==> flow/design.v <==
`timescale 1ns/10ps
module flex_counter
  #(
    parameter NUM_CNT_BITS = 4
    )
  (
   input wire 			   clk,
   input wire 			   n_rst,
   input wire 			   clear,
   input wire 			   count_enable,
   input wire [(NUM_CNT_BITS-1):0] rollover_val,
   output reg [(NUM_CNT_BITS-1):0] count_out,
   output reg 			   rollover_flag
   );
   reg [(NUM_CNT_BITS-1):0] temp_count_out;
   reg 			    temp_rollover_flag;
   always_ff @ (posedge clk, negedge n_rst)
     begin
	if (n_rst == 1'b0)  
	  begin
	     count_out <= '0;
	     rollover_flag <= 1'b0;
	  end
	else
	  begin
	     count_out <= temp_count_out;
	     rollover_flag <= temp_rollover_flag;
	  end
     end  
   always_comb				 
     begin
	temp_count_out = count_out;
	if (clear == 1'b1)
	  begin
	     temp_count_out = '0;
	  end
	else
	  begin
	     if (count_enable == 1'b1)
	       begin
		  temp_count_out = temp_count_out + 1'b1;
		  if (temp_count_out > rollover_val)
		    begin
		       temp_count_out = 1'b1;
		    end
	       end
	  end  
     end  
   always_comb				 
     begin
	temp_rollover_flag = rollover_flag;
	if (clear == 1'b1)
	  begin
	     temp_rollover_flag = 1'b0;
	  end
	else
	  begin
	     if (temp_count_out == rollover_val)
	       begin
		  temp_rollover_flag = 1'b1;
	       end
	     else
	       begin
		  temp_rollover_flag = 1'b0;
	       end
	  end  
     end  
endmodule  
module flex_pts_sr
  #(
    parameter NUM_BITS =4,
    parameter SHIFT_MSB = 1'b1
    )
   (
    input wire 		      clk, n_rst, shift_enable, load_enable,
    input wire [NUM_BITS-1:0] parallel_in,
    output reg 		      serial_out
    );
   reg [NUM_BITS-1:0] 	      parallel;
   reg [NUM_BITS-1:0] 	      parallel_nxt;
   reg 			      serial;
   reg 			      x;
   always_comb
     begin
	if(load_enable)
	  begin
	     parallel_nxt = parallel_in;
	     serial_out = parallel_nxt[NUM_BITS - 1];
	  end
	else
	  begin
	     if(shift_enable)
	       begin
		  if(SHIFT_MSB ==1 )begin
		     parallel_nxt = {parallel[NUM_BITS-2:0],1'b1};
		     serial_out = parallel[NUM_BITS-2];
		  end
		  else
		    begin
		       parallel_nxt= {1'b1,parallel[NUM_BITS-1:1]};
		       serial_out = parallel[0];
		    end
	       end
	     else
	       begin
		  parallel_nxt = parallel;
		  serial_out = 1;
	       end  
	  end
     end  
   always_ff @(posedge clk, negedge n_rst)
     begin
	if(n_rst == 0 )
	  begin
	     parallel <= '1;
	  end
	else
	  begin
	     parallel<= parallel_nxt;
	  end
     end  
   endmodule
`timescale 1ns/10ps
module flex_stp_sr
  #(
    parameter NUM_BITS = 4,
    parameter SHIFT_MSB = 1
    )
  (
   input wire clk,
   input wire n_rst,
   input wire shift_enable,
   input wire serial_in,
   output reg [(NUM_BITS-1):0] parallel_out
   );
   integer 		       i;
   always_ff @ (posedge clk, negedge n_rst)
     begin
	if (n_rst == 1'b0)
	  begin
	     for (i = 0; i < NUM_BITS; i = i + 1)
	       begin
		  parallel_out[i] <= 1;
	       end
	  end
	else
	  begin
             if (shift_enable == 1)
	       begin
		  if (SHIFT_MSB == 1)
		    begin
		       for (i = (NUM_BITS - 1); i > 0; i = i - 1)
			 begin
			    parallel_out[i] <= parallel_out[i - 1];
			 end
		       parallel_out[0] <= serial_in;
		    end
		  else
		    begin
		       for (i = 0; i < (NUM_BITS - 1); i = i + 1)
			 begin
			    parallel_out[i] <= parallel_out[i + 1];
			 end
		       parallel_out[NUM_BITS - 1] <= serial_in;
		    end
	       end  
	  end  
     end  
endmodule  
module tx_sr
  (
   input 	clk,
   input 	n_rst,
   input 	tx_enable,
   input 	load_enable,
   input [31:0] tx_data,
   output reg 	tx_out
   );
   flex_pts_sr #(32, 1) TX_SR
     (
      .clk(clk),
      .n_rst(n_rst),
      .shift_enable(tx_enable),
      .load_enable(load_enable),
      .parallel_in(tx_data),
      .serial_out(tx_out)
      );
endmodule  
module rx_sr
  (
   input 	     clk,
   input 	     n_rst,
   input 	     rx_enable,
   input wire 	     can_bus_data,
   output reg [31:0] rx_data
   );
   flex_stp_sr #(32, 1) RX_SR
     (
      .clk(clk),
      .n_rst(n_rst),
      .shift_enable(rx_enable),
      .serial_in(can_bus_data),
      .parallel_out(rx_data)
      );
endmodule  
module can_crc
  (
   input wire	     data,
   input wire	     crc_en,
   input wire	     clk,
   input wire 	     n_rst,
   output reg [14:0] crc_out
   );
   wire 	 crc_next;
   wire [14:0] 	 crc_temp;
   assign crc_temp = {crc_out[13:0],data};
   always_ff @ (posedge clk, negedge n_rst)
     begin
	if (n_rst == 1'b0)
	  begin
	     crc_out <= '0;
	  end
	else if (crc_en)
	  begin	 
	       crc_out <= crc_temp ^ 15'b0100010110011001;
	  end
     end  
endmodule  
`timescale 1ns / 10ps
module arbitration
  #(localparam [10:0] id = 11'b10101010000)
  (
   input wire clk,
   input wire n_rst,
   input wire rxd,
   input wire arbitration_start,
   output reg win,
   output reg loose 	     
   );
   reg 		     clear;
   wire     count_enable;
   reg 	[3:0]	     count_out;
   reg 		     rollover_flag;
   reg 		     tracking;
   assign count_enable = (arbitration_start && !tracking);
   flex_counter FLEX_COUNTER 
   (
    .clk(clk),
    .n_rst(n_rst),
    .clear(clear),
    .count_enable(count_enable),
    .rollover_val(4'b1010),
    .count_out(count_out),
    .rollover_flag(rollover_flag)
    );
   reg 		     winph;
   reg 		     looseph;
   reg 		     trackingph;
always_comb
  begin
     winph = win;
     looseph = loose;
     trackingph = tracking;
     clear = 0;
     if(arbitration_start)
       begin
     if(id[10-count_out] != rxd && tracking ==0)  
       begin
	  if(id[10-count_out] == 1) 
	    begin
	       trackingph = 1;
	       looseph = 1;
	       clear = 1;
	    end
	  else if(rxd == 1)
	    begin
	       trackingph = 1;
	       winph = 1;
	       clear = 1;
	    end
       end
     if(tracking ==1)
       begin
	  winph = 0;
	  looseph = 0;
	  clear = 1;
       end
       end  
     else
       begin
	  trackingph = 0;
       end  
  end
   always_ff @ (posedge clk, negedge n_rst)
     begin
	if(n_rst == 0)
	  begin
	     win <=0;
	     loose<=0;
	     tracking<=0;
	  end
	else
	  begin
	     win<=winph;
	     loose<=looseph;
	     tracking<=trackingph;
	  end  
     end  
endmodule  
`timescale 1ns / 10ps
module acceptance_filter
  (
   input wire 	clk,
   input wire 	n_rst,
   input wire 	enable,
   input wire 	rxd ,
   input [14:0] crc_calculated,
   output wire 	correct  
   );
   reg 		     clear;
   reg     count_enable;
   reg 	[3:0]	     count_out;
   reg 		     rollover_flag;
   reg 		     tracking;
   flex_counter FLEX_COUNTER 
   (
    .clk(clk),
    .n_rst(n_rst),
    .clear(clear),
    .count_enable(count_enable),
    .rollover_val(4'b1110),
    .count_out(count_out),
    .rollover_flag(rollover_flag)
    );
   reg 		     correctph;
   reg 		     trackingph;
   reg 		     correct1;
   assign correct = (count_out == 14 && correct1);
always_comb
  begin
     trackingph = tracking;
     correctph = 1;
     clear = 0;
     count_enable = 1;
     if(tracking) 
       correctph = 0;
     if(enable && tracking==0)  
       begin
	  clear = 0;
	  correctph = 1;
	  if(crc_calculated[14-count_out] !=rxd)
	    begin
	       correctph = 0;
	       trackingph =1;	       
	    end
       end
     if(!enable)
       begin
	  trackingph = 0;
	  count_enable = 0;
	  clear = 1;
       end
  end  
   always_ff @ (posedge clk, negedge n_rst)
     begin
	if(n_rst == 0)
	  begin
	     tracking<=0;
	     correct1<= 0;
	  end
	else
	  begin
	     correct1 <= correctph;
	     tracking<=trackingph;
	  end  
     end  
endmodule  
`timescale 1ns / 10ps
module can_register
  (
   input wire 	     clk,
   input wire 	     n_rst,
   input wire [31:0] command,
   input wire 	     rxd,
   output reg 	     txd, 
   output reg 	     write_fifo,
   output reg 	     read_fifo,
   output reg [31:0] send_data
   );
   typedef enum      bit [2:0] {SOF, ARBITRATION, CONTROL, DATA, CRC, ACK, EOF} stateType;
   stateType state;
   stateType next_state;
   reg [31:0] 	     rx_data;
   reg 		     rx_enable;
   reg 		     win_lose;
   reg 		     arbitration_start;
   reg 		     crc_enable;
   reg [14:0] 	     crc;
   reg 		     af_enable;
   reg 		     correct;
   reg 		     load_enable;
   reg [31:0] 	     send_data_to_tx;
    reg 		     tx_enable;
   reg [5:0] 	     num_bits;
   reg 		     clear;
   reg 		     count_enable;
   reg [5:0] 	     count_out;
   reg 		     rollover_flag;
   reg [5:0] 	     rollover_val;
 reg [31:0] send_dataph;
   reg [31:0] 	     temp_rx_data;
   wire 		     store_data;
   assign store_data = (state == CRC && count_out == 0);
   always_ff @ (negedge clk)
     begin
	if (n_rst == 1'b0)
	  begin
	     temp_rx_data <= '0;
	  end
	else
	  begin
	     if( store_data)
	       temp_rx_data   <=rx_data;
	  end  
     end  
   reg 	WRITE_CANph;
   reg 	WRITE_CAN;
   acceptance_filter ACCEPT
     (
      .clk(clk),
      .n_rst(n_rst),
      .rxd(rxd),
      .crc_calculated(crc),
      .correct(correct),
      .enable(af_enable)
      );
   wire data_for_crc;
   assign data_for_crc = (WRITE_CAN)? txd : rxd;
   can_crc CRC_module
     (
      .data(data_for_crc),
      .crc_en(crc_enable),
      .clk(clk),
      .n_rst(n_rst),
      .crc_out(crc)
      );
   flex_counter #(6) FLEX_COUNTER
   (
    .clk(clk),
    .n_rst(n_rst),
    .clear(clear),
    .count_enable(count_enable),
    .rollover_val(rollover_val),
    .count_out(count_out),
    .rollover_flag(rollover_flag)
    );
   tx_sr TX_SR
     (
      .clk(clk),
      .n_rst(n_rst),
      .tx_enable(tx_enable),
      .load_enable(load_enable),
      .tx_data(send_data_to_tx),
      .tx_out(txd)
      );
   rx_sr RX_SR
     (
      .clk(clk),
      .n_rst(n_rst),
      .rx_enable(rx_enable),
      .can_bus_data(rxd),
      .rx_data(rx_data)
      );
   arbitration ARBITRATION_module
     (
      .clk(clk),
      .n_rst(n_rst),
      .rxd(rxd),
      .arbitration_start(arbitration_start),
      .win(win),
      .loose(loose)
      );
   wire [31:0]	data_stored_commandph;
   reg 	[31:0]data_stored_command;
   reg 	      sync1; 
   reg 	      sync2;
   reg 	      sync;
   wire       sync_final;
   assign sync_final = (sync1 || sync2);
   assign data_stored_commandph = (sync2) ? command : data_stored_command;
   always_ff @ (posedge clk, negedge n_rst)
     begin
	if (n_rst == 1'b0)
	  begin
	     sync1 <= 0;
	     sync2<=0;
	     state <= SOF;
		send_data <= '0;
	     WRITE_CAN<= 1;
	  end
	else
	  begin
	     sync1<= sync;
	     sync2<= sync1;
	     send_data<= send_dataph;
	     WRITE_CAN<= WRITE_CANph;
	     state <= next_state;
	  end
     end  
   always_ff @( negedge clk)
     begin
	if(n_rst == 1'b0)
	  data_stored_command<= '1;
	else
	  data_stored_command<= data_stored_commandph;
       end
   always_comb
     begin
	next_state = state;
	case(state)
	  SOF:
	    begin
		 next_state = ARBITRATION;
	    end
	  ARBITRATION:
	    begin
	       if (count_out == 10)
		 next_state = CONTROL;
	       else
		 next_state = ARBITRATION;
	    end
	  CONTROL:
	    begin
	       if (count_out == 7)
		 next_state = DATA;
	       else
		 next_state = CONTROL;
	    end
	  DATA:
	    begin
	       if (count_out == 31)
		 next_state = CRC;
	       else
		 next_state = DATA;   
	    end
	  CRC:
	    begin
	       if (count_out == 14)
		 next_state = ACK;
	       else
		 next_state = CRC;
	    end
	  ACK:
	    begin
		 next_state = EOF;
	    end
	  EOF:
	    begin
		 next_state = SOF;
	    end
	endcase  
     end  
   always_comb
     begin
	load_enable = 1'b0;
	send_data_to_tx = '0;
	arbitration_start = 1'b0;
	clear = 1'b0;
	count_enable = 1'b0;
	rollover_val = '0;
	tx_enable = 1'b1;
	rx_enable = 1'b1;
	crc_enable = 1'b0;
	read_fifo = 1'b0;
	write_fifo = 1'b0;
	af_enable = 1'b0;
	WRITE_CANph = WRITE_CAN;
	sync = 0;
	send_dataph = send_data;
	case(state)
	  SOF:
	    begin
	       count_enable = 1'b1;
	       rollover_val = 1;
	       if (count_out == 0)
		 begin
		    load_enable = 1'b1;
		    tx_enable = 1'b1;
		    rx_enable = 1'b1;
		    count_enable = 1'b0;
		    clear = 1'b1;
		 end
	    end  
	  ARBITRATION:
	    begin
	       count_enable = 1'b1;
	       rollover_val = 10;
	       tx_enable = 1;
	       rx_enable = 1;
	       arbitration_start = 1'b1;
	       if (count_out == 0)
		 begin
		    load_enable = 1'b1;
		    tx_enable = 1'b1;
		    rx_enable = 1'b1;
		    send_data_to_tx = { 31'b0101010000000000000000000000000};
		 end
	       else if (count_out != 10)
		   begin
		      if (win)
			begin
			   count_enable = 1'b1;
			   clear = 1'b0;
			   read_fifo = 1'b1;
			   WRITE_CANph = 1;
			   sync = 1;
			end
		      else if (loose)
			begin
			   count_enable = 1'b1;
			   clear = 1'b0;
			   WRITE_CANph = 0;			   
			end
		      else
			begin
			   tx_enable = 1'b1;
			   rx_enable = 1'b1;
			   clear = 1'b0;
			end
		   end
		 else
		   begin
		      count_enable = 1'b0;
		      clear = 1'b1;
		   end
	    end  
	  CONTROL:
	    begin
		send_dataph = '0;	
	       count_enable = 1'b1;
	       rollover_val = 7;
	       if (count_out == 0)
		 begin
		    load_enable = 1'b1;
		    tx_enable = 1'b1;
		    rx_enable = 1'b1;
		    send_data_to_tx = { 31'b00100000000000000000000000000000};
		 end
	       else
		 begin
		    if (count_out != 7)
		      begin
			 tx_enable = 1'b1;
			 rx_enable = 1'b1;
			 send_data_to_tx = {31'b00100000000000000000000000000000};
		      end
		    else
		      begin
			 read_fifo = 1'b0;
			 count_enable = 1'b0;
			 clear = 1'b1;
		      end
		 end  
	    end  
	  DATA:
	    begin	  
	       count_enable = 1'b1;
	       rollover_val = 31;
	       crc_enable = 1'b1;
	        if (count_out == 0)
		 begin
		    load_enable = 1'b1;
		    tx_enable = 1'b1;
		    rx_enable = 1'b1;
		    send_data_to_tx = data_stored_command;
		 end
	       else
		 begin
		    if (count_out != 31)
		      begin
			 tx_enable = 1'b1;
			 rx_enable = 1'b1;
		      end
		    else
		      begin
			 count_enable = 1'b0;
			 clear = 1'b1;
		      end
		 end  
	    end  
	  CRC:
	    begin
	       count_enable = 1'b1;
	       rollover_val = 14;
	       send_data_to_tx = crc<<17;
	       if(count_out >= 1)
		  af_enable = 1'b1;
	       if (count_out == 0)
		 begin
		    load_enable = 1'b1;
		    tx_enable = 1'b1;
		    rx_enable = 1'b1;
		 end
	       else
		 begin
		    if (count_out != 14)
		      begin
			 tx_enable = 1'b1;
			 rx_enable = 1'b1;
		      end
		    else
		      begin
			 tx_enable = 1;
			 count_enable = 1'b0;
			 clear = 1'b1;
		      end  
		 end  
	    end  
	  ACK:
	    begin
	       af_enable = 1'b0;
	       count_enable = 1'b1;
	       rollover_val = 1;
	       if (count_out == 0)
		 begin
		    load_enable = 1'b1;
		    tx_enable = 1'b1;
		    rx_enable = 1'b1;
		    count_enable = 1'b0;
		    clear = 1'b1;
		    if (correct == 1'b1)
		      begin
			 send_data_to_tx = 8'h00000000;
			 send_dataph = temp_rx_data;
			 write_fifo = 1'b1;
		      end
		    else
		      send_data_to_tx = 8'h00;
		 end
	    end  
	  EOF:
	    begin
	       count_enable = 1'b1;
	       rollover_val = 1;
	       if (count_out == 0)
		 begin
		    load_enable = 1'b1;
		    tx_enable = 1'b1;
		    rx_enable = 1'b1;
		    send_data_to_tx = '0;
		    count_enable = 1'b0;
		    clear = 1'b1;
		 end
	    end  
	endcase  
     end  
endmodule  
module Sensor_FIFO_storage
(
	input wire write_clk,
	input wire read_clk,
	input wire n_rst,
	input wire write_command,
	input wire read_command,
	input wire [31:0] write_data,
	output reg fifo_full,
	output reg fifo_empty,
	output reg [31:0] read_data
);
reg write_enable;
reg read_enable;
reg [3:0] write_pointer;
reg [3:0] read_pointer;
logic FIFO_write;
reg read_clear, read_corner_clear;
reg write_clear, write_corner_clear;
reg [7:0][31:0] data;
flex_counter #(4) READ_COUNTER (.clk(read_clk), .n_rst(n_rst), .count_enable(read_enable), .rollover_val(4'd8), .count_out(read_pointer), .clear(read_clear | read_corner_clear));
flex_counter #(4) WRITE_COUNTER (.clk(write_clk), .n_rst(n_rst), .count_enable(write_enable), .rollover_val(4'd8), .count_out(write_pointer), .clear(write_clear | write_corner_clear));
always_comb begin
	write_enable = 0;
	if(write_command) begin
		if(!fifo_full | (fifo_full && ((write_pointer + 1) == read_pointer)))		 
			write_enable = 1;
		else
			write_enable = 0;
	end
end
always_comb begin
	read_enable = 0;
	if(read_command) begin
		if(!fifo_empty)
			read_enable = 1;
		else
			read_enable = 0;
	end
end
always_ff @(posedge write_clk) begin
	if(n_rst == 0) begin
		data[0] <= 32'h0;		 
		data[1] <= 32'h0;
		data[2] <= 32'h0;
		data[3] <= 32'h0;
		data[4] <= 32'h0;
		data[5] <= 32'h0;
		data[6] <= 32'h0;
		data[7] <= 32'h0;
	end
	else begin
		if(FIFO_write && !write_pointer[3])	 
			data[write_pointer[2:0]] <= write_data;
	end
end
always_comb begin
	fifo_empty = 0;
	read_corner_clear = 0;
	write_corner_clear = 0;
	if((read_pointer == write_pointer)) begin
		fifo_empty = 1;
		if(read_pointer != 0) begin
			read_corner_clear = 1;
			write_corner_clear = 1;
		end
	end
end
always_comb begin
	fifo_full = 0;
	if((write_pointer == 4'd8 && read_pointer == 0) || ((write_pointer + 1) == read_pointer))
		fifo_full = 1;
end
assign FIFO_write = !fifo_full;
always_comb begin
	read_clear = 0;
	write_clear = 0;
	if(write_pointer == 4'd8 && read_pointer != 4'd0)	 
		write_clear = 1;
	if(read_pointer == 4'd8)
		read_clear = 1;
end
always_comb begin
	if(fifo_empty || read_pointer[3])	 
		read_data = 0;
	else
		read_data = data[read_pointer[2:0]];
end
endmodule 
module Command_FIFO_storage
(
	input wire write_clk,
	input wire read_clk,
	input wire n_rst,
	input wire write_command,
	input wire read_command,
	input wire [31:0] write_data,
	output reg fifo_full,
	output reg fifo_empty,
	output reg [31:0] read_data
);
reg write_enable;
reg read_enable;
reg [3:0] write_pointer;
reg [3:0] read_pointer;
logic FIFO_write;
reg read_clear, read_corner_clear;
reg write_clear, write_corner_clear;
reg [7:0][31:0] data;
flex_counter #(4) READ_COUNTER (.clk(read_clk), .n_rst(n_rst), .count_enable(read_enable), .rollover_val(4'd8), .count_out(read_pointer), .clear(read_clear | read_corner_clear));
flex_counter #(4) WRITE_COUNTER (.clk(write_clk), .n_rst(n_rst), .count_enable(write_enable), .rollover_val(4'd8), .count_out(write_pointer), .clear(write_clear | write_corner_clear));
always_comb begin
	write_enable = 0;
	if(write_command) begin
		if(!fifo_full | (fifo_full && ((write_pointer + 1) == read_pointer)))	 
			write_enable = 1;
		else
			write_enable = 0;
	end
end
always_comb begin
	read_enable = 0;
	if(read_command) begin
		if(!fifo_empty)
			read_enable = 1;
		else
			read_enable = 0;
	end
end
always_ff @(posedge write_clk) begin
	if(n_rst == 0) begin		 
		data[0] <= 32'h0;
		data[1] <= 32'h0;
		data[2] <= 32'h0;
		data[3] <= 32'h0;
		data[4] <= 32'h0;
		data[5] <= 32'h0;
		data[6] <= 32'h0;
		data[7] <= 32'h0;
	end
	else begin	
		if(FIFO_write && !write_pointer[3])	 
			data[write_pointer[2:0]] <= write_data;
	end
end
always_comb begin
	fifo_empty = 0;
	read_corner_clear = 0;
	write_corner_clear = 0;
	if((read_pointer == write_pointer)) begin
		fifo_empty = 1;
		if(read_pointer != 0) begin
			read_corner_clear = 1;
			write_corner_clear = 1;
		end
	end
end
always_comb begin
	fifo_full = 0;
	if((write_pointer == 4'd8 && read_pointer == 0) || ((write_pointer + 1) == read_pointer))
		fifo_full = 1;
end
assign FIFO_write = !fifo_full;
always_comb begin
	read_clear = 0;
	write_clear = 0;
	if(write_pointer == 4'd8 && read_pointer != 4'd0)	 
		write_clear = 1;
	if(read_pointer == 4'd8)
		read_clear = 1;
end
always_comb begin
	if(fifo_empty || read_pointer[3])	 
		read_data = 0;
	else
		read_data = data[read_pointer[2:0]];
end
endmodule 
module Control_Unit
(
	input clk, n_rst,
	input logic [15:0] command_data, address,
	input logic renable, wenable,
	input logic [2:0] data_size, burst_size,
	output logic [31:0] sensor_data,
	output logic slave_wait,
	input logic sensor_fifo_full, sensor_fifo_empty,
	output logic sensor_read, sensor_write,
	input logic command_fifo_full, command_fifo_empty,
	output logic command_read, command_write,
	input logic [31:0] command_rdata, sensor_rdata,
	output logic [31:0] command_wdata, sensor_wdata,
	input logic [31:0] rx_data,
	input logic read_fifo,
	input logic write_fifo,
	output logic [31:0] tx_data
);
localparam CAN_BUS_READY = 1'b1;
localparam CAN_BUS_BUSY = 1'b0;
typedef enum bit [3:0] {IDLE, CHECK_SENSOR_FIFO, CHECK_COMMAND_FIFO, READ_SENSOR, WRITE_SENSOR, READ_COMMAND, WRITE_COMMAND, NO_SENSOR_DATA, NO_COMMAND_DATA, COMMAND_FULL, WAIT_STATE} stateType;
stateType state, next_state, current, next;
always_ff @ (posedge clk, negedge n_rst) begin
	if(n_rst == 1'b0) begin
		state <= IDLE;
		current <= IDLE;
	end
	else begin
		current <= next;
		state <= next_state;
	end
end
always_comb begin
	tx_data = 32'hFFFFFFFF;
	command_read = 0;
	command_write = 0;
	sensor_read = 0;
	sensor_write = 0;
	sensor_data = 32'h0;
	slave_wait = 1;
	command_wdata = 32'h0;
	sensor_wdata = 32'h0;
	next_state = state;
	next = current;
	case(state) 
		IDLE: begin
			if(write_fifo)
				next_state = WRITE_SENSOR;
			else if(read_fifo)
				next_state = CHECK_COMMAND_FIFO;
			else begin
				next_state = IDLE;
				slave_wait = 1;
			end
		end
		CHECK_COMMAND_FIFO: begin
			slave_wait = 0;
			if(command_fifo_empty)
				next_state = NO_COMMAND_DATA;
			else
				next_state = READ_COMMAND;
		end
		NO_COMMAND_DATA: begin
			next_state = IDLE;
			command_read = 0;
			slave_wait = 0;
		end
		READ_COMMAND: begin
			command_read = 1;
			tx_data = command_rdata;
			next_state = WAIT_STATE;
		end
		WRITE_SENSOR: begin
			sensor_write = 1;
			sensor_wdata = rx_data;
			next_state = WAIT_STATE;
		end
		WAIT_STATE: begin
			if(!read_fifo)
				next_state = IDLE;
			else
				next_state = WAIT_STATE;
			slave_wait = 0;
		end
	endcase
	case(current)
		IDLE: begin
			slave_wait = 0;
			if(wenable)
				next = CHECK_COMMAND_FIFO;
			else if(renable)
				next = CHECK_SENSOR_FIFO;
			else
				next = IDLE;
		end
		CHECK_COMMAND_FIFO: begin
			if(command_fifo_full) begin
				slave_wait = 1;
				next = COMMAND_FULL;
			end
			else
				next = WRITE_COMMAND;
		end
		CHECK_SENSOR_FIFO: begin
			if(sensor_fifo_empty) begin
				slave_wait = 1;
				next = NO_SENSOR_DATA;
			end
			else 
				next = READ_SENSOR;
		end
		COMMAND_FULL: begin
			command_write = 0;
			slave_wait = 1;
			if(renable)
				next = CHECK_SENSOR_FIFO;
			else
				next = IDLE;
		end
		WRITE_COMMAND: begin
			command_write = 1;
			command_wdata = {address, command_data};
			if(renable)
				next = CHECK_SENSOR_FIFO;
			else
				next = IDLE;
			slave_wait = 1;
		end
		NO_SENSOR_DATA: begin
			sensor_read = 0;
			slave_wait = 1;
			if(wenable)
				next = CHECK_COMMAND_FIFO;
			else
				next = IDLE;
		end
		READ_SENSOR: begin
			sensor_read = 1;
			slave_wait = 1;
			sensor_data = sensor_rdata;
			if(wenable)
				next = CHECK_COMMAND_FIFO;
			else
				next = IDLE;
		end	
	endcase
end
endmodule 
module AHB_Slave
#(
	parameter BASE_ADDRESS = 32'h0,
	parameter NUMBER_OF_ADDRESSES = 32		 
)
(
	input logic HCLK, HRESETn, HWRITE, HSEL,
	input logic [31:0] HADDR, HWDATA,
	input logic [1:0] HTRANS,
	input logic [2:0] HBURST, HSIZE,
	output logic [31:0] HRDATA,
	output logic HRESP, HREADYOUT,
	input logic [31:0] sensor_data,
	input logic slave_wait,
	output logic [15:0] command_data, address,
	output logic renable, wenable,
	output logic [2:0] data_size, burst_size
);
localparam ADDRESS_MAX = BASE_ADDRESS + NUMBER_OF_ADDRESSES - 1;
localparam IDLE_TRANS = 2'b00;		 
localparam BUSY_TRANS = 2'b01;		 
localparam NONSEQ_TRANS = 2'b10;	 
localparam SEQ_TRANS = 2'b11;		 
localparam SINGLE_BURST = 3'b000;
localparam INCR_BURST = 3'b001;
localparam WRAP4_BURST = 3'b010;
localparam INCR4_BURST = 3'b011;
localparam WRAP8_BURST = 3'b100;
localparam INCR8_BURST = 3'b101;
localparam WRAP16_BURST = 3'b110;
localparam INCR16_BURST = 3'b111;
localparam SLAVE_OKAY = 1'b0;
localparam SLAVE_ERROR = 1'b1;
localparam SLAVE_READY = 1'b1;
localparam SLAVE_NOTREADY = 1'b0;
typedef enum bit [2:0] {IDLE, READ, WRITE, FIRST_ERROR, SECOND_ERROR} stateType;
stateType state, next_state;
logic [4:0] burst_counter;  
always_ff @ (posedge HCLK, negedge HRESETn) begin
	if(HRESETn == 0) begin
		state <= IDLE;
		burst_counter <= 0;
	end
	else begin
		state <= next_state;
		if(HTRANS == NONSEQ_TRANS)	 
			burst_counter <= 1;
		else if(HTRANS == SEQ_TRANS)
			burst_counter <= burst_counter + 1;
		else
			burst_counter <= burst_counter;
	end
end
always_comb begin
	next_state = state;
	case(state)
		IDLE: begin		 
			if(HSEL) begin
				if((HADDR[14:0] > ADDRESS_MAX) || (HTRANS != NONSEQ_TRANS))
					next_state = FIRST_ERROR;
				else if(HWRITE)
					next_state = WRITE;
				else 
					next_state = READ;
			end
			else
				next_state = IDLE;
		end
		READ: begin
			if(HTRANS == BUSY_TRANS)		 
				next_state = READ;
			else if(HSEL) begin
				if(HADDR[14:0] > ADDRESS_MAX)
					next_state = FIRST_ERROR;
				else if(HSEL && HWRITE && HTRANS == NONSEQ_TRANS)
					next_state = WRITE;
				else if(HSEL && ~HWRITE)
					next_state = READ;
				else
					next_state = FIRST_ERROR;
			end
			else
				next_state = IDLE;
		end
		WRITE: begin			 
			if(HTRANS == BUSY_TRANS)
				next_state = WRITE;
			else if(HSEL) begin
				if(HADDR[14:0] > ADDRESS_MAX)
					next_state = FIRST_ERROR;
				else if(HSEL && ~HWRITE && HTRANS == NONSEQ_TRANS)
					next_state = READ;
				else if(HSEL && HWRITE)
					next_state = WRITE;
				else
					next_state = FIRST_ERROR;
			end
			else
				next_state = IDLE;
		end
		FIRST_ERROR: begin			 
			next_state = SECOND_ERROR;
		end
		SECOND_ERROR: begin
			next_state = IDLE;
		end
	endcase
end
assign HRESP = ((state == FIRST_ERROR) || (state == SECOND_ERROR))? SLAVE_ERROR : SLAVE_OKAY;
assign HRDATA = sensor_data;
assign command_data = HWDATA[15:0];
assign HREADYOUT = ((state == FIRST_ERROR)? 1'b0 : ((state == SECOND_ERROR)? 1'b0 : ~slave_wait));
assign address = {HADDR[31], HADDR[14:0]};
assign burst_size = HBURST;
assign data_size = HSIZE;
assign renable = (state == READ && HTRANS != BUSY_TRANS);
assign wenable = (state == WRITE && HTRANS != BUSY_TRANS);
endmodule 
module AHB2CAN_top
(
	input logic HCLK, HRESETn, HWRITE, HSEL,
	input logic [31:0] HADDR, HWDATA,
	input logic [1:0] HTRANS,
	input logic [2:0] HBURST, HSIZE,
	output logic [31:0] HRDATA,
	output logic HRESP, HREADYOUT,
	input logic rx_data,
	output logic tx_data
);
reg [31:0] sensor_data;
reg [15:0] address, command_data;
reg slave_wait, renable, wenable;
reg [2:0] data_size, burst_size;
reg sensor_fifo_full, sensor_fifo_empty, sensor_read, sensor_write, command_fifo_full, command_fifo_empty, command_read, command_write;
reg [31:0] command_rdata, sensor_rdata, command_wdata, sensor_wdata;
reg read_fifo, write_fifo;
reg [31:0] CAN_rx_data, CAN_tx_data;
AHB_Slave AHBS (.HCLK(HCLK), 
		.HRESETn(HRESETn), 
		.HWRITE(HWRITE),
		.HSEL(HSEL),
		.HADDR(HADDR),
		.HWDATA(HWDATA),
		.HTRANS(HTRANS),
		.HBURST(HBURST),
		.HSIZE(HSIZE),
		.HRDATA(HRDATA),
		.HRESP(HRESP),
		.HREADYOUT(HREADYOUT),
		.sensor_data(sensor_data),
		.address(address),
		.command_data(command_data),
		.slave_wait(slave_wait),
		.renable(renable),
		.wenable(wenable),
		.data_size(data_size),
		.burst_size(burst_size)
);
Control_Unit CU(.clk(HCLK),
		.n_rst(HRESETn),
		.command_data(command_data),
		.address(address),
		.renable(renable),
		.wenable(wenable),
		.data_size(data_size),
		.burst_size(burst_size),
		.sensor_data(sensor_data),
		.slave_wait(slave_wait),
		.sensor_fifo_full(sensor_fifo_full),
		.sensor_fifo_empty(sensor_fifo_empty),
		.command_fifo_full(command_fifo_full),
		.command_fifo_empty(command_fifo_empty),
		.sensor_read(sensor_read),
		.sensor_write(sensor_write),
		.command_read(command_read),
		.command_write(command_write),
		.command_rdata(command_rdata),
		.command_wdata(command_wdata),
		.sensor_rdata(sensor_rdata),
		.sensor_wdata(sensor_wdata),
		.rx_data(CAN_rx_data),
		.read_fifo(read_fifo),
		.write_fifo(write_fifo),
		.tx_data(CAN_tx_data)
);
Sensor_FIFO_storage SFIFO      (.write_clk(HCLK),
				.read_clk(HCLK),
				.n_rst(HRESETn),
				.write_command(sensor_write),
				.read_command(sensor_read),
				.write_data(sensor_wdata),
				.fifo_full(sensor_fifo_full),
				.fifo_empty(sensor_fifo_empty),
				.read_data(sensor_rdata)
);
Command_FIFO_storage CFIFO     (.write_clk(HCLK),
				.read_clk(HCLK),
				.n_rst(HRESETn),
				.write_command(command_write),
				.read_command(command_read),
				.write_data(command_wdata),
				.fifo_full(command_fifo_full),
				.fifo_empty(command_fifo_empty),
				.read_data(command_rdata)
);
can_register CANbus    (.clk(HCLK),
			.n_rst(HRESETn),
			.command(CAN_tx_data),
			.rxd(rx_data),
			.txd(tx_data),
			.write_fifo(write_fifo),
			.read_fifo(read_fifo),
			.send_data(CAN_rx_data)
);
endmodule 		 
# --- From RTL to reports: AHB2CAN_top ---
# Tool output for the design above before and after an edit, in the order of the flow.
# Lines under "before" count in the file above, lines under "after" in the edited file.
# "change" is "after" less "before", of the values as shown; "rel_change_pct" is that difference over "before", in percent.
# Operators carry their Yosys type and port widths (W data, S select, Z words).
setup:
  top: "AHB2CAN_top"
  clock: "HCLK"
  lib: "sky130hd"
  lib_corner: "tt_025C_1v80"

# --- The edit ---
# Unified diff, file above to edited file.
# The edited RTL no longer does the same as the RTL above: the edit was made by script, with no optimisation intended.
# begin of diff
@@ -1192,5 +1192,7 @@
 end
 assign HRESP = ((state == FIRST_ERROR) || (state == SECOND_ERROR))? SLAVE_ERROR : SLAVE_OKAY;
-assign HRDATA = sensor_data;
+logic [31:0] HRDATA_d1;
+always_ff @(posedge HCLK) HRDATA_d1 <= sensor_data;
+assign HRDATA = HRDATA_d1;
 assign command_data = HWDATA[15:0];
 assign HREADYOUT = ((state == FIRST_ERROR)? 1'b0 : ((state == SECOND_ERROR)? 1'b0 : ~slave_wait));
# end of diff

# --- Elaborated design ---
# Yosys after proc, flatten, opt, wreduce and memory -nomap, before mapping. Memory bits, and registers merged into a memory's read port (data or address), are not among the register bits. Print and check cells are not counted.
op_classes:
  columns: ["item", "before", "after", "change", "rel_change_pct"]
  rows:
  - ["addsub", 13, 13, 0, 0.00]
  - ["compare", 9, 9, 0, 0.00]
  - ["eq_ne", 52, 52, 0, 0.00]
  - ["shifts", 8, 8, 0, 0.00]
  - ["mux", 156, 154, -2, -1.28]
  - ["bitwise", 18, 19, 1, 5.56]
  - ["reduce_logical", 67, 68, 1, 1.49]
op_table:
  columns: ["cell", "before", "after", "change", "rel_change_pct"]
  rows:
  - ["$mux W32", 10, 8, -2, -20.00]
  - ["$not A1 Y1", 5, 6, 1, 20.00]
  - ["$reduce_or A2 Y1", 3, 4, 1, 33.33]
# Unchanged operator kinds not shown: 71.
word_totals:
  columns: ["item", "before", "after", "change", "rel_change_pct"]
  rows:
  - ["reg_bits", 738, 770, 32, 4.34]
  - ["input_bits", 77, 77, 0, 0.00]
  - ["output_inout_bits", 35, 35, 0, 0.00]
  - ["word_cells", 381, 382, 1, 0.26]

# --- Depth ---
# Longest topological path by Yosys (ltp), each cell counted once; first at word level (registers and memories cut), then after technology mapping (sequential cells cut; the memories' decode and read muxes count).
logic_depth:
  columns: ["item", "before", "after", "change", "rel_change_pct"]
  rows:
  - ["ltp_word", 10, 10, 0, 0.00]
  - ["abc_area", "0", "0", null, null]
  - ["depth_mapped", 12, 12, 0, 0.00]
  - ["ltp_nobuf", 11, 10, -1, -9.09]

# --- Netlist ---
# The flow's flattened synthesis, as Yosys stat reports it; memories are mapped. The netlist is that of the ABC_AREA named above (0 if unset); the other value can give another one.
by_type:
  columns: ["type", "before", "after", "change", "rel_change_pct"]
  rows:
  - ["sky130_fd_sc_hd__a32o_1", 256, 352, 96, 37.50]
  - ["sky130_fd_sc_hd__nor2_1", 171, 76, -95, -55.56]
  - ["sky130_fd_sc_hd__clkbuf_1", 212, 128, -84, -39.62]
  - ["sky130_fd_sc_hd__a22oi_1", 78, 12, -66, -84.62]
  - ["sky130_fd_sc_hd__o21ai_0", 107, 42, -65, -60.75]
  - ["sky130_fd_sc_hd__nand2_1", 285, 221, -64, -22.46]
  - ["sky130_fd_sc_hd__buf_2", 30, 78, 48, 160.00]
  - ["sky130_fd_sc_hd__dfxtp_1", 576, 608, 32, 5.56]
  - ["sky130_fd_sc_hd__a21oi_1", 74, 106, 32, 43.24]
  - ["sky130_fd_sc_hd__mux2i_1", 68, 39, -29, -42.65]
  - ["sky130_fd_sc_hd__buf_1", 55, 80, 25, 45.45]
  - ["sky130_fd_sc_hd__nand3_1", 52, 38, -14, -26.92]
  - ["sky130_fd_sc_hd__a21o_1", 14, 3, -11, -78.57]
  - ["sky130_fd_sc_hd__a22o_1", 187, 196, 9, 4.81]
  - ["sky130_fd_sc_hd__o41ai_1", 12, 3, -9, -75.00]
  - ["sky130_fd_sc_hd__clkbuf_2", 9, 1, -8, -88.89]
  - ["sky130_fd_sc_hd__buf_4", 3, 10, 7, 233.33]
  - ["sky130_fd_sc_hd__o31a_1", 0, 7, 7, null]
# Unchanged cell types not shown: 18.
# Not every row of either side is listed.
synth_totals:
  columns: ["item", "before", "after", "change", "rel_change_pct"]
  rows:
  - ["stdcells", 2802, 2608, -194, -6.92]
  - ["area_um2", 31113.6, 31124.9, 11.3, 0.04]
  - ["seq_area_um2", 15945.3, 16585.9, 640.6, 4.02]
  - ["ffs", 749, 781, 32, 4.27]
  - ["buf_cells", 316, 304, -12, -3.80]
# The figures by module come from a second, unflattened synthesis with its own total; it is not the netlist above.
unflattened:
  columns: ["item", "before", "after", "change", "rel_change_pct"]
  rows:
  - ["cells_unflattened", 3733, 3733, 0, 0.00]
  - ["hier_area_um2", 36871.6, 37272.0, 400.4, 1.09]
# Rows give one instance, submodules left out.
by_module_before:
  columns: ["module", "n_inst", "n_cells", "mod_area_um2", "seq_area_um2"]
  rows:
  - ["Command_FIFO_storage", 1, 1060, 11033.1, 5124.9]
  - ["Sensor_FIFO_storage", 1, 1147, 10905.5, 5124.9]
  - ["can_register", 1, 427, 4284.1, 2334.7]
  - ["flex_counter (NUM_CNT_BITS=4)", 4, 68, 598.1, 125.1]
  - ["flex_pts_sr", 1, 138, 1520.2, 814.5]
  - ["flex_stp_sr", 1, 68, 1385.1, 840.8]
  - ["Control_Unit", 1, 179, 1363.8, 327.8]
  - ["flex_counter", 2, 72, 591.8, 125.1]
  - ["AHB_Slave", 1, 105, 847.1, 126.4]
  - ["flex_counter (NUM_CNT_BITS=6)", 1, 87, 729.4, 175.2]
  - ["can_crc", 1, 39, 586.8, 375.4]
  - ["acceptance_filter", 1, 45, 435.4, 50.0]
  - ["arbitration", 1, 22, 205.2, 75.1]
  - ["AHB2CAN_top", 1, 0, 0.0, 0.0]
# before: Modules not listed: 2.
by_module_after:
  columns: ["module", "n_inst", "n_cells", "mod_area_um2", "seq_area_um2"]
  rows:
  - ["Command_FIFO_storage", 1, 1060, 11033.1, 5124.9]
  - ["Sensor_FIFO_storage", 1, 1147, 10905.5, 5124.9]
  - ["can_register", 1, 427, 4284.1, 2334.7]
  - ["flex_counter (NUM_CNT_BITS=4)", 4, 68, 598.1, 125.1]
  - ["flex_pts_sr", 1, 138, 1520.2, 814.5]
  - ["flex_stp_sr", 1, 68, 1385.1, 840.8]
  - ["Control_Unit", 1, 179, 1363.8, 327.8]
  - ["AHB_Slave", 1, 105, 1247.4, 767.0]
  - ["flex_counter", 2, 72, 591.8, 125.1]
  - ["flex_counter (NUM_CNT_BITS=6)", 1, 87, 729.4, 175.2]
  - ["can_crc", 1, 39, 586.8, 375.4]
  - ["acceptance_filter", 1, 45, 435.4, 50.0]
  - ["arbitration", 1, 22, 205.2, 75.1]
  - ["AHB2CAN_top", 1, 0, 0.0, 0.0]
# after: Modules not listed: 2.

# --- Layout results ---
# Runs of the flow (Yosys, OpenROAD) on both versions; the two runs of a pair have the same settings. The constraints put input and output delay at 20% of the set period each and load the outputs with 0.01 pF.
settings_set_A:
  CORE_UTILIZATION: 40
  period_ns: 10.0
  CAP_MARGIN: 20
  CORE_MARGIN: 2
  SLEW_MARGIN: 20
results_set_A:
  columns: ["item", "before", "after", "change", "rel_change_pct"]
  rows:
  - ["yosys.chip_area_um2", 31113.6, 31124.9, 11.3, 0.04]
  - ["design.die.area_um2", 80029.6, 80060.7, 31.1, 0.04]
  - ["finish.utilization_pct", 45.8, 46.1, 0.3, null]
  - ["worst_setup_slack_ns", 1.122, 0.941, -0.181, null]
  - ["worst_hold_slack_ns", 0.347, 0.341, -0.006, null]
  - ["design_power_mw", 6.218, 6.550, 0.332, 5.34]
settings_set_B:
  CELL_PAD_IN_SITES_DETAIL_PLACEMENT: 1
  CELL_PAD_IN_SITES_GLOBAL_PLACEMENT: 1
  CORE_UTILIZATION: 50
  CTS_CLUSTER_SIZE: 29
  MAX_ROUTING_LAYER: "met4"
  PLACE_DENSITY_LB_ADDON: 0.14
  period_ns: 9.89
  CAP_MARGIN: 20
  CORE_MARGIN: 2
  SLEW_MARGIN: 20
results_set_B:
  columns: ["item", "before", "after", "change", "rel_change_pct"]
  rows:
  - ["yosys.chip_area_um2", 31113.6, 31124.9, 11.3, 0.04]
  - ["design.die.area_um2", 64239.4, 64262.2, 22.8, 0.04]
  - ["finish.utilization_pct", 56.9, 57.1, 0.2, null]
  - ["worst_setup_slack_ns", 0.912, 1.029, 0.117, null]
  - ["worst_hold_slack_ns", 0.365, 0.353, -0.012, null]
  - ["design_power_mw", 6.279, 6.573, 0.294, 4.68]
# "design_power_mw": no workload was simulated; the value follows from the tool's default switching activity.
